==> flow/design.v <==
module fpadd_40(x_40,y_40,res_40,clk_40,rst_40);
input [31:0] x_40,y_40;				      
output [31:0] res_40;				 
input clk_40,rst_40;
parameter menw_40=45;             
reg sing_x_40,sing_y_40;	 
reg [7:0] exp_x_40, exp_y_40,exp_res_40;		 
reg [menw_40:0] mes_x_40, mes_y_40,mes_res_40,mes_medi_40;	 
reg zero_40_x,zero_40_y;	
reg signres;		                     
reg [31:0] resout_40;	 
integer int_exp_x,int_exp_y,int_exp_dif_40;	 
integer renorm_40,renorm_400,renorm_401,renorm_402,renorm_403,renorm_404,renorm_405;	 
parameter [menw_40:0] zero_40=0;
integer int_exp_dif_402,int_exp_dif_401,int_exp_dif_404,int_exp_dif_403,int_exp_dif_405,int_exp_dif_406,int_exp_dif_4000,int_exp_dif_400;
reg [menw_40:0] mes_y_402,mes_y_401,mes_y_403,mes_y_404;
reg [menw_40:0] mes_x_402,mes_x_401,mes_x_403,mes_x_404;
reg [menw_40:0] mes_res_401,mes_res_402,mes_res_403,mes_res_404,mes_res_4000,mes_res_400;
reg [7:0] exp_x_402,exp_x_401;
reg [7:0] exp_res_402,exp_res_401,exp_res_403,exp_res_404,exp_res_4000,exp_res_400;
reg sing_x_402,sing_x_401,sing_x_403;
reg sing_y_402,sing_y_401,sing_y_403;
reg signres2,signres1,signres3,signres4,signres5,signres6,signres00,signres0;
assign res_40=resout_40;
always @(*) begin
renorm_40=0;
  zero_40_x = (x_40[30:0]==0)?1:0;
  zero_40_y = (y_40[30:0]==0)?1:0;
  if( y_40[30:0] > x_40[30:0] ) begin
    exp_x_40 = y_40[30:23];
    exp_y_40 = x_40[30:23];
    sing_x_40 = y_40[31];
    sing_y_40 = x_40[31];
    mes_x_40 = (zero_40_y)?0:{ 2'b1, y_40[22:0],zero_40[menw_40:25]};
    mes_y_40 = (zero_40_x)?0:{ 2'b1, x_40[22:0],zero_40[menw_40:25]};
    signres=sing_x_40;
  end else begin
    sing_x_40 = x_40[31];
    sing_y_40 = y_40[31];
    exp_x_40 = x_40[30:23];
    exp_y_40 = y_40[30:23];
    mes_x_40 = (zero_40_x)?0:{ 2'b1, x_40[22:0],zero_40[menw_40:25]};
    mes_y_40 = (zero_40_y)?0:{ 2'b1, y_40[22:0],zero_40[menw_40:25]};
    signres=sing_x_40;
  end
  int_exp_x=exp_x_40;
  int_exp_y=exp_y_40;
  int_exp_dif_40=exp_x_40-exp_y_40;
int_exp_dif_402=int_exp_dif_401;
mes_y_402=mes_y_401;
mes_x_402=mes_x_401;
exp_x_402=exp_x_401;
sing_x_402=sing_x_401;
sing_y_402=sing_y_401;
signres2=signres1;
  if(int_exp_dif_402 > 24) begin
    exp_res_40=exp_x_402;
    mes_res_40=mes_x_402;
  end else begin
    exp_res_40=exp_x_402;
    mes_res_40=0;
    mes_y_402=(int_exp_dif_402[4])?{16'b0,mes_y_402[menw_40:16]}: {mes_y_402};
    mes_y_402=(int_exp_dif_402[3])?{ 8'b0,mes_y_402[menw_40:8 ]}: {mes_y_402};
    mes_y_402=(int_exp_dif_402[2])?{ 4'b0,mes_y_402[menw_40:4 ]}: {mes_y_402};
    mes_y_402=(int_exp_dif_402[1])?{ 2'b0,mes_y_402[menw_40:2 ]}: {mes_y_402};
    mes_y_402=(int_exp_dif_402[0])?{ 1'b0,mes_y_402[menw_40:1 ]}: {mes_y_402};
  end
mes_y_404=mes_y_403;
mes_x_404=mes_x_403;
mes_res_4000=mes_res_400;
exp_res_4000=exp_res_400;
signres00=signres0;
int_exp_dif_4000=int_exp_dif_400;
 if (int_exp_dif_4000 <=24) begin
    if(sing_x_403 == sing_y_403) 
       	mes_res_4000=mes_x_404+mes_y_404;
	 else mes_res_4000=mes_x_404-mes_y_404;
    if(mes_res_4000[menw_40]) begin
      mes_res_4000={1'b0,mes_res_4000[menw_40:1]};
      exp_res_4000=exp_res_4000+1;
    end
  end
mes_res_402=mes_res_401;
int_exp_dif_404=int_exp_dif_403;
signres4=signres3;
exp_res_402=exp_res_401;
renorm_403=renorm_402;
    if(mes_res_402[menw_40-1:menw_40-32]==0) begin 
	renorm_403[5]=1; mes_res_402={ 1'b0,mes_res_402[menw_40-33:0],32'b0 }; 
    end
    if(mes_res_402[menw_40-1:menw_40-16]==0) begin 
	renorm_403[4]=1; mes_res_402={ 1'b0,mes_res_402[menw_40-17:0],16'b0 }; 
    end
    if(mes_res_402[menw_40-1:menw_40-8]==0) begin 
	renorm_403[3]=1; mes_res_402={ 1'b0,mes_res_402[menw_40-9:0], 8'b0 }; 
    end
    if(mes_res_402[menw_40-1:menw_40-4]==0) begin 
	renorm_403[2]=1; mes_res_402={ 1'b0,mes_res_402[menw_40-5:0], 4'b0 }; 
    end
    if(mes_res_402[menw_40-1:menw_40-2]==0) begin 
	renorm_403[1]=1; mes_res_402={ 1'b0,mes_res_402[menw_40-3:0], 2'b0 }; 
    end
    if(mes_res_402[menw_40-1   ]==0) begin 
	renorm_403[0]=1; mes_res_402={ 1'b0,mes_res_402[menw_40-2:0], 1'b0 }; 
    end
mes_res_404=mes_res_403;
signres6=signres5;
renorm_405=renorm_404;
exp_res_404=exp_res_403;
int_exp_dif_406=int_exp_dif_405;
  if (int_exp_dif_406 <=60)
  begin
    if(mes_res_404 != 0) begin
      if(mes_res_404[menw_40-24:0]==0 && mes_res_404[menw_40-24]==1) begin
	if(mes_res_404[menw_40-11]==1) mes_res_404=mes_res_404+{1'b1,zero_40[menw_40-11:0]};
      end else begin
        mes_res_404=mes_res_404;
      end
      exp_res_404=exp_res_404-renorm_405;
      if(mes_res_404[menw_40-1]==0) begin
       exp_res_404=exp_res_404+1;
       mes_res_404={1'b0,mes_res_404[menw_40-1:1]};
      end
    end else begin
      exp_res_404=0;
      signres6=0;
    end
  end
resout_40={signres6,exp_res_404,mes_res_404[menw_40-2:menw_40-24]};
end
always @(posedge clk_40 or posedge rst_40)
begin
	if (rst_40) 
begin
int_exp_dif_401<=0;
mes_x_401<=0;
mes_y_401<= 0;
exp_x_401 <= 0;
sing_x_401<=0;
sing_y_401<=0;
signres1<=0;
renorm_401<=0;
mes_y_403 <= 0;
mes_x_403 <= 0;
sing_x_403 <= 0;
sing_y_403 <= 0;
mes_res_400 <= 0;
renorm_400 <= 0;
signres0 <= 0;
int_exp_dif_400 <= 0;
exp_res_400 <= 0;
mes_res_401 <= 0;
int_exp_dif_403<= 0;
signres3 <= 0;
exp_res_401<= 0;
renorm_402 <= 0;
mes_res_403<=  0;
signres5<= 0;
renorm_404<= 0;
exp_res_403<= 0;
int_exp_dif_405 <= 0;
end
	else begin
	int_exp_dif_401<= int_exp_dif_40;
	mes_x_401<= mes_x_40;
	mes_y_401<= mes_y_40;
	exp_x_401 <= exp_x_40;
	sing_x_401<= sing_x_40;
	sing_y_401<= sing_y_40;
	signres1<= signres;
	renorm_401<= renorm_40;
	mes_y_403 <= mes_y_402;
	mes_x_403 <= mes_x_402;
	sing_x_403 <= sing_x_402;
	sing_y_403 <= sing_y_402;
	mes_res_400 <= mes_res_40;
	renorm_400 <= renorm_401;
	signres0 <= signres2;
	int_exp_dif_400 <= int_exp_dif_402;
	exp_res_400 <= exp_res_40;
	mes_res_401 <= mes_res_4000;
	int_exp_dif_403<= int_exp_dif_4000;
	signres3 <= signres00;
	exp_res_401<= exp_res_4000;
	renorm_402 <= renorm_400;
	mes_res_403 <= mes_res_402;
	signres5 <= signres4;
	renorm_404 <= renorm_403;
	exp_res_403 <= exp_res_402;
	int_exp_dif_405 <= int_exp_dif_404;
	end
end
endmodule
Appendix: tool output

## Tool chain data of fpadd_40

Tool output for the design above before and after an edit, in the order of the flow.
"original" refers to lines of the RTL above, "edited" to lines of the edited file.
"difference" is "edited" less "original", of the values as shown; "relative change" is that difference over "original", in percent.
Operators: Yosys type, input widths -> output width; for muxes data width and select width s.
A cell with - has no value.

- Top module: fpadd_40
- Clock: clk_40
- Standard-cell library: sky130hd
- Library corner: tt_025C_1v80

## Diff

The edit as a unified diff against the file above.
The edited RTL no longer does the same as the RTL above: the edit was made by script, with no optimisation intended.

```diff
@@ -74,5 +74,5 @@
  if (int_exp_dif_4000 <=24) begin
     if(sing_x_403 == sing_y_403) 
-       	mes_res_4000=mes_x_404+mes_y_404;
+       	mes_res_4000=mes_x_404|mes_y_404;
 	 else mes_res_4000=mes_x_404-mes_y_404;
     if(mes_res_4000[menw_40]) begin
```

## Elaborated design

Source: Yosys, flattened and elaborated, memories not mapped. Widths are those after wreduce; folded enables and synchronous resets count as part of the registers. Registers that Yosys merges into a memory's read port (data or address) are not register bits. Print and check cells do not count. Equal cells are merged and count once.

Operators by class:

| item | original | edited | difference | relative change (%) |
|---|---|---|---|---|
| $add $sub $neg | 7 | 6 | -1 | -14.29 |
| $lt $le $gt $ge | 4 | 4 | 0 | 0.00 |
| equality and inequality tests | 1 | 1 | 0 | 0.00 |
| multiplexer cells | 47 | 47 | 0 | 0.00 |
| bitwise logic cells | 0 | 1 | +1 | - |
| reduce/logical cells | 10 | 10 | 0 | 0.00 |

Operators with widths:

| kind | original | edited | difference | relative change (%) |
|---|---|---|---|---|
| $add 45x46->46 | 1 | 0 | -1 | -100.00 |
| $or 45x46->46 | 0 | 1 | +1 | - |

Operator kinds equal on both sides are left out: 24.

Bit counts:

| item | original | edited | difference | relative change (%) |
|---|---|---|---|---|
| flip-flop bits (word level) | 399 | 399 | 0 | 0.00 |
| input bits | 66 | 66 | 0 | 0.00 |
| output and inout port bits | 32 | 32 | 0 | 0.00 |
| elaborated cells | 91 | 91 | 0 | 0.00 |

## Logic depth

Depth = most cells in a row (Yosys ltp): at word level without a register or memory, in the mapped netlist without a sequential cell, where the memories' decode and read muxes count.

Depth:

| item | original | edited | difference | relative change (%) |
|---|---|---|---|---|
| word-level depth | 11 | 11 | 0 | 0.00 |
| ABC_AREA | 0 | 0 | - | - |
| mapped depth | 23 | 16 | -7 | -30.43 |
| mapped depth without buffers | 22 | 16 | -6 | -27.27 |

## Mapped cells and area

Source: synth_stat.txt of the flow (Yosys; design flattened, memories mapped). It holds for the ABC_AREA given above (unset counts as 0); a run with the other value may have another netlist.

Mapped netlist:

| item | original | edited | difference | relative change (%) |
|---|---|---|---|---|
| mapped cells | 2,002 | 2,126 | +124 | +6.19 |
| mapped area (µm²) | 18,610.3 | 19,063.3 | +453.0 | +2.43 |
| area of sequential cells (µm²) | 7,782.5 | 7,782.5 | 0.0 | 0.00 |
| flip-flop cells | 311 | 311 | 0 | 0.00 |
| buffer cells | 115 | 127 | +12 | +10.43 |

Cell types:

| type | original | edited | difference | relative change (%) |
|---|---|---|---|---|
| sky130_fd_sc_hd__inv_1 | 71 | 118 | +47 | +66.20 |
| sky130_fd_sc_hd__nand2_1 | 210 | 251 | +41 | +19.52 |
| sky130_fd_sc_hd__mux2i_1 | 168 | 141 | -27 | -16.07 |
| sky130_fd_sc_hd__ha_1 | 66 | 90 | +24 | +36.36 |
| sky130_fd_sc_hd__nor2_1 | 171 | 194 | +23 | +13.45 |
| sky130_fd_sc_hd__nor2b_1 | 34 | 14 | -20 | -58.82 |
| sky130_fd_sc_hd__xor2_1 | 41 | 27 | -14 | -34.15 |
| sky130_fd_sc_hd__mux2_2 | 53 | 40 | -13 | -24.53 |
| sky130_fd_sc_hd__a21oi_1 | 116 | 128 | +12 | +10.34 |
| sky130_fd_sc_hd__clkbuf_1 | 80 | 90 | +10 | +12.50 |
| sky130_fd_sc_hd__a211oi_1 | 24 | 34 | +10 | +41.67 |
| sky130_fd_sc_hd__o21bai_1 | 5 | 13 | +8 | +160.00 |
| sky130_fd_sc_hd__xnor2_1 | 48 | 41 | -7 | -14.58 |
| sky130_fd_sc_hd__a221o_1 | 4 | 10 | +6 | +150.00 |
| sky130_fd_sc_hd__and2_1 | 35 | 30 | -5 | -14.29 |
| sky130_fd_sc_hd__nor3_1 | 31 | 26 | -5 | -16.13 |
| sky130_fd_sc_hd__and3_1 | 7 | 12 | +5 | +71.43 |
| sky130_fd_sc_hd__o211ai_1 | 7 | 12 | +5 | +71.43 |

Cell types equal on both sides are left out: 14.
Not every row of either side is listed.

## Timing after synthesis

Source: OpenSTA report_checks on the synthesized netlist (no wires, ideal clock, input and output delay 20% of the period each), path of least setup slack; recovery checks are left aside. Register names are those of the netlist, which keeps one name where synthesis merged equal registers.

Path post-synthesis:

| item | original | edited | difference | relative change (%) |
|---|---|---|---|---|
| path kind | flip-flop to flip-flop | input port to flip-flop | - | - |
| start | reg mes_y_403[3] | in x_40[27] | - | - |
| end | reg mes_res_401[43] | reg int_exp_dif_401[6] | - | - |
| clock period (ps) | 5,000 | 5,000 | 0 | 0.00 |
| external input delay (ps) | - | 1,000 | - | - |
| library setup time (ps) | 83 | 125 | +42 | - |
| launch time at the first pin (ps) | 0 | 1,000 | +1,000 | - |
| arrival (ps) | 4,898 | 3,858 | -1,040 | -21.23 |
| data required time (ps) | 4,917 | 4,875 | -42 | -0.85 |
| slack (ps) | 19 | 1,017 | +998 | - |
| path delay (ps) | 4,981 | 2,983 | -1,998 | -40.11 |
| stages | 22 | 16 | -6 | -27.27 |
| buffers on the path | 2 | 1 | -1 | -50.00 |
| synthesis period reached (ps) | 4,981 | 3,983 | -998 | -20.04 |

"path delay" = arrival - input delay + setup time.
"stages" counts driving pins, that of a launching flip-flop among them; a cell with two outputs on the path counts twice.
"synthesis period reached" = period - worst setup slack (recovery checks aside). The figure is calculated, with input and output delays left at 20% of the set period.
The rows between start and end are the longest chain of elaborated cells between them; the timing report does not say that the signal goes this way. Where chains are equally long, one stands for them.
A line is the first line of the expression or statement that the cell stems from. Yosys adds cells for indexed reads and writes and turns some case tables into memories.

On the way, post-synthesis, original:
- Path through: sky130_fd_sc_hd__dfrtp_1 -> sky130_fd_sc_hd__or4_1 -> sky130_fd_sc_hd__nor4_1 -> sky130_fd_sc_hd__nor2b_1 -> sky130_fd_sc_hd__and2_1 -> sky130_fd_sc_hd__nor2b_1 -> sky130_fd_sc_hd__nor2b_1 -> sky130_fd_sc_hd__nand2_1 -> sky130_fd_sc_hd__o41ai_1 -> sky130_fd_sc_hd__xnor2_1 -> sky130_fd_sc_hd__ha_1 -> sky130_fd_sc_hd__a21oi_1 -> sky130_fd_sc_hd__nor2b_1 -> sky130_fd_sc_hd__o21ai_0 -> sky130_fd_sc_hd__a21o_1 -> sky130_fd_sc_hd__a41oi_1 -> sky130_fd_sc_hd__o2111a_1 -> sky130_fd_sc_hd__a211oi_1 -> sky130_fd_sc_hd__buf_2 -> sky130_fd_sc_hd__buf_4 -> sky130_fd_sc_hd__mux2_2 -> sky130_fd_sc_hd__o21ai_0
- Length of the longest elaborated chain: 5
- Elaborated cells between the ends (all ways): 6
- RTL lines with such cells: 5
- Classes of those cells: 2 x add/sub; 4 x mux

Ends and longest elaborated chain, post-synthesis, original:

| item | line | text |
|---|---|---|
| from (decl) | 16 | `reg [menw_40:0] mes_y_402,mes_y_401,mes_y_403,mes_y_404;` |
| from (assign) | 143 | `mes_y_403 <= 0;` |
| from (assign) | 172 | `mes_y_403 <= mes_y_402;` |
| $sub 45x46->46 | 77 | `else mes_res_4000=mes_x_404-mes_y_404;` |
| $mux 46 | 75 | `if(sing_x_403 == sing_y_403)` |
| $mux 46 | 74 | `if (int_exp_dif_4000 <=24) begin` |
| $mux 45 | 78 | `if(mes_res_4000[menw_40]) begin` |
| $mux 46 | 74 |  |
| to (assign) | 152 | `mes_res_401 <= 0;` |
| to (assign) | 181 | `mes_res_401 <= mes_res_4000;` |
| to (decl) | 18 | `reg [menw_40:0] mes_res_401,mes_res_402,mes_res_403,mes_res_404,mes_res_4000,mes_res_400;` |

On the way, post-synthesis, edited:
- Path through: sky130_fd_sc_hd__inv_1 -> sky130_fd_sc_hd__ha_1 -> sky130_fd_sc_hd__clkbuf_1 -> sky130_fd_sc_hd__nand4_1 -> sky130_fd_sc_hd__nor4_1 -> sky130_fd_sc_hd__nand2_1 -> sky130_fd_sc_hd__o31a_1 -> sky130_fd_sc_hd__nor2_1 -> sky130_fd_sc_hd__a31oi_1 -> sky130_fd_sc_hd__ha_1 -> sky130_fd_sc_hd__inv_1 -> sky130_fd_sc_hd__o221ai_1 -> sky130_fd_sc_hd__a21bo_2 -> sky130_fd_sc_hd__a221oi_1 -> sky130_fd_sc_hd__nand3_1 -> sky130_fd_sc_hd__xor2_1
- Length of the longest elaborated chain: 3
- Elaborated cells between the ends (all ways): 4
- RTL lines with such cells: 2
- Classes of those cells: 1 x add/sub; 1 x compare; 2 x mux

Ends and longest elaborated chain, post-synthesis, edited:

| item | line | text |
|---|---|---|
| from (decl) | 2 | `input [31:0] x_40,y_40;` |
| $gt 31x31->1 | 29 | `if( y_40[30:0] > x_40[30:0] ) begin` |
| $mux 8 | 29 |  |
| $sub 8x8->9 | 48 | `int_exp_dif_40=exp_x_40-exp_y_40;` |
| to (assign) | 135 | `int_exp_dif_401<=0;` |
| to (assign) | 164 | `int_exp_dif_401<= int_exp_dif_40;` |
| to (decl) | 15 | `integer int_exp_dif_402,int_exp_dif_401,int_exp_dif_404,int_exp_dif_403,int_exp_dif_405,int_exp_dif_406,int_ex ...` |

## Path in the finished layout

From the final timing report of each run of pair A: the path of least setup slack in the routed layout; clock arrival at registers is part of the times.
The path's times are printed in steps of 10 ps; the period is the one set.

Path post-layout:

| item | original | edited | difference | relative change (%) |
|---|---|---|---|---|
| path kind | flip-flop to flip-flop | flip-flop to output port | - | - |
| start | reg mes_y_403[17] | reg exp_res_403[0] | - | - |
| end | reg mes_res_401[41] | out res_40[30] | - | - |
| clock period (ps) | 5,000 | 5,000 | 0 | 0.00 |
| external output delay (ps) | - | 1,000 | - | - |
| library setup time (ps) | 120 | - | - | - |
| launch time at the first pin (ps) | 540 | 540 | 0 | 0.00 |
| arrival (ps) | 5,350 | 3,770 | -1,580 | -29.53 |
| data required time (ps) | 5,410 | 4,000 | -1,410 | -26.06 |
| slack (ps) | 60 | 230 | +170 | - |
| stages | 21 | 17 | -4 | -19.05 |
| buffers on the path | 2 | 1 | -1 | -50.00 |

The rows between start and end are the longest chain of elaborated cells between them; the timing report does not say that the signal goes this way. Where chains are equally long, one stands for them.

On the way, post-layout, original:
- Path through: sky130_fd_sc_hd__dfrtp_1 -> sky130_fd_sc_hd__or4_4 -> sky130_fd_sc_hd__or4b_4 -> sky130_fd_sc_hd__or2_4 -> sky130_fd_sc_hd__nor2_4 -> sky130_fd_sc_hd__and2_4 -> sky130_fd_sc_hd__and3_4 -> sky130_fd_sc_hd__a21oi_2 -> sky130_fd_sc_hd__xor2_1 -> sky130_fd_sc_hd__ha_1 -> sky130_fd_sc_hd__a21o_1 -> sky130_fd_sc_hd__a21o_1 -> sky130_fd_sc_hd__a21o_1 -> sky130_fd_sc_hd__and2_4 -> sky130_fd_sc_hd__o21ai_4 -> sky130_fd_sc_hd__o31ai_4 -> sky130_fd_sc_hd__a211oi_4 -> sky130_fd_sc_hd__buf_6 -> sky130_fd_sc_hd__buf_4 -> sky130_fd_sc_hd__mux2_2 -> sky130_fd_sc_hd__mux2_2
- Length of the longest elaborated chain: 5
- Elaborated cells between the ends (all ways): 6
- RTL lines with such cells: 5
- Classes of those cells: 2 x add/sub; 4 x mux

Ends and longest elaborated chain, post-layout, original:

| item | line | text |
|---|---|---|
| from (decl) | 16 | `reg [menw_40:0] mes_y_402,mes_y_401,mes_y_403,mes_y_404;` |
| from (assign) | 143 | `mes_y_403 <= 0;` |
| from (assign) | 172 | `mes_y_403 <= mes_y_402;` |
| $sub 45x46->46 | 77 | `else mes_res_4000=mes_x_404-mes_y_404;` |
| $mux 46 | 75 | `if(sing_x_403 == sing_y_403)` |
| $mux 46 | 74 | `if (int_exp_dif_4000 <=24) begin` |
| $mux 45 | 78 | `if(mes_res_4000[menw_40]) begin` |
| $mux 46 | 74 |  |
| to (assign) | 152 | `mes_res_401 <= 0;` |
| to (assign) | 181 | `mes_res_401 <= mes_res_4000;` |
| to (decl) | 18 | `reg [menw_40:0] mes_res_401,mes_res_402,mes_res_403,mes_res_404,mes_res_4000,mes_res_400;` |

On the way, post-layout, edited:
- Path through: sky130_fd_sc_hd__dfrtp_1 -> sky130_fd_sc_hd__inv_1 -> sky130_fd_sc_hd__ha_1 -> sky130_fd_sc_hd__inv_1 -> sky130_fd_sc_hd__fa_1 -> sky130_fd_sc_hd__a21o_1 -> sky130_fd_sc_hd__a21oi_2 -> sky130_fd_sc_hd__o21bai_1 -> sky130_fd_sc_hd__a21oi_1 -> sky130_fd_sc_hd__xnor2_2 -> sky130_fd_sc_hd__nor4_2 -> sky130_fd_sc_hd__maj3_1 -> sky130_fd_sc_hd__nor2_1 -> sky130_fd_sc_hd__nor2_1 -> sky130_fd_sc_hd__o21ai_1 -> sky130_fd_sc_hd__o41ai_2 -> sky130_fd_sc_hd__clkdlybuf4s50_1
- Length of the longest elaborated chain: 5
- Elaborated cells between the ends (all ways): 5
- RTL lines with such cells: 5
- Classes of those cells: 2 x add/sub; 3 x mux

Ends and longest elaborated chain, post-layout, edited:

| item | line | text |
|---|---|---|
| from (decl) | 20 | `reg [7:0] exp_res_402,exp_res_401,exp_res_403,exp_res_404,exp_res_4000,exp_res_400;` |
| from (assign) | 160 | `exp_res_403<= 0;` |
| from (assign) | 189 | `exp_res_403 <= exp_res_402;` |
| $sub 8x6->8 | 119 | `exp_res_404=exp_res_404-renorm_405;` |
| $add 8x1->8 | 121 | `exp_res_404=exp_res_404+1;` |
| $mux 8 | 120 | `if(mes_res_404[menw_40-1]==0) begin` |
| $mux 8 | 113 | `if(mes_res_404 != 0) begin` |
| $mux 8 | 111 | `if (int_exp_dif_406 <=60)` |
| to (decl) | 3 | `output [31:0] res_40;` |

## Layout results

Both versions went through the flow (Yosys, OpenROAD) with the same settings in each pair. Constraints: input delay and output delay 20% of the set period each, output load 0.01 pF.

Settings, pair A:
- CORE_UTILIZATION: 40
- period_ns: 5.0
- CAP_MARGIN: 20
- CORE_MARGIN: 2
- SLEW_MARGIN: 20

Measured results, pair A:

| item | original | edited | difference | relative change (%) |
|---|---|---|---|---|
| cell area after synthesis (µm²) | 18,610.3 | 19,063.3 | +453.0 | +2.43 |
| area inside the die boundary (µm²) | 48,268.1 | 49,419.5 | +1,151.4 | +2.39 |
| area of the standard cells in the finished layout (µm²) | 22,391.5 | 21,938.5 | -453.0 | -2.02 |
| utilization (%) | 48.4 | 46.9 | -1.5 | - |
| lowest setup slack (ps) | 64 | 232 | +168 | - |
| setup total negative slack (ps) | 0 | 0 | 0 | - |
| worst-case hold slack (ps) | 341 | 346 | +5 | - |
| total power of the final layout (mW) | 14.550 | 12.691 | -1.859 | -12.78 |
| achieved period (ps) | 4,936 | 4,768 | -168 | -3.40 |

Settings, pair B:
- ABC_AREA: 1
- CORE_UTILIZATION: 50
- MAX_ROUTING_LAYER: met5
- TNS_END_PERCENT: 50
- period_ns: 5.68
- CAP_MARGIN: 20
- CORE_MARGIN: 2
- SLEW_MARGIN: 20

Measured results, pair B:

| item | original | edited | difference | relative change (%) |
|---|---|---|---|---|
| cell area after synthesis (µm²) | 19,682.6 | 20,404.6 | +722.0 | +3.67 |
| area inside the die boundary (µm²) | 40,967.8 | 42,440.1 | +1,472.3 | +3.59 |
| area of the standard cells in the finished layout (µm²) | 22,196.3 | 22,887.0 | +690.7 | +3.11 |
| utilization (%) | 57.3 | 56.4 | -0.9 | - |
| lowest setup slack (ps) | 562 | 759 | +197 | - |
| setup total negative slack (ps) | 0 | 0 | 0 | - |
| worst-case hold slack (ps) | 346 | 343 | -3 | - |
| total power of the final layout (mW) | 12.230 | 12.418 | +0.188 | +1.54 |
| achieved period (ps) | 5,118 | 4,921 | -197 | -3.85 |

By "achieved period" is meant the clock period of the run minus its worst setup slack. This is arithmetic on one report: input and output delays are still those of the set period (20% each).
By "total power of the final layout" is meant OpenSTA's value without simulated activity: inputs other than the clock are taken to toggle once in ten clock periods, and the tool carries that through the logic.
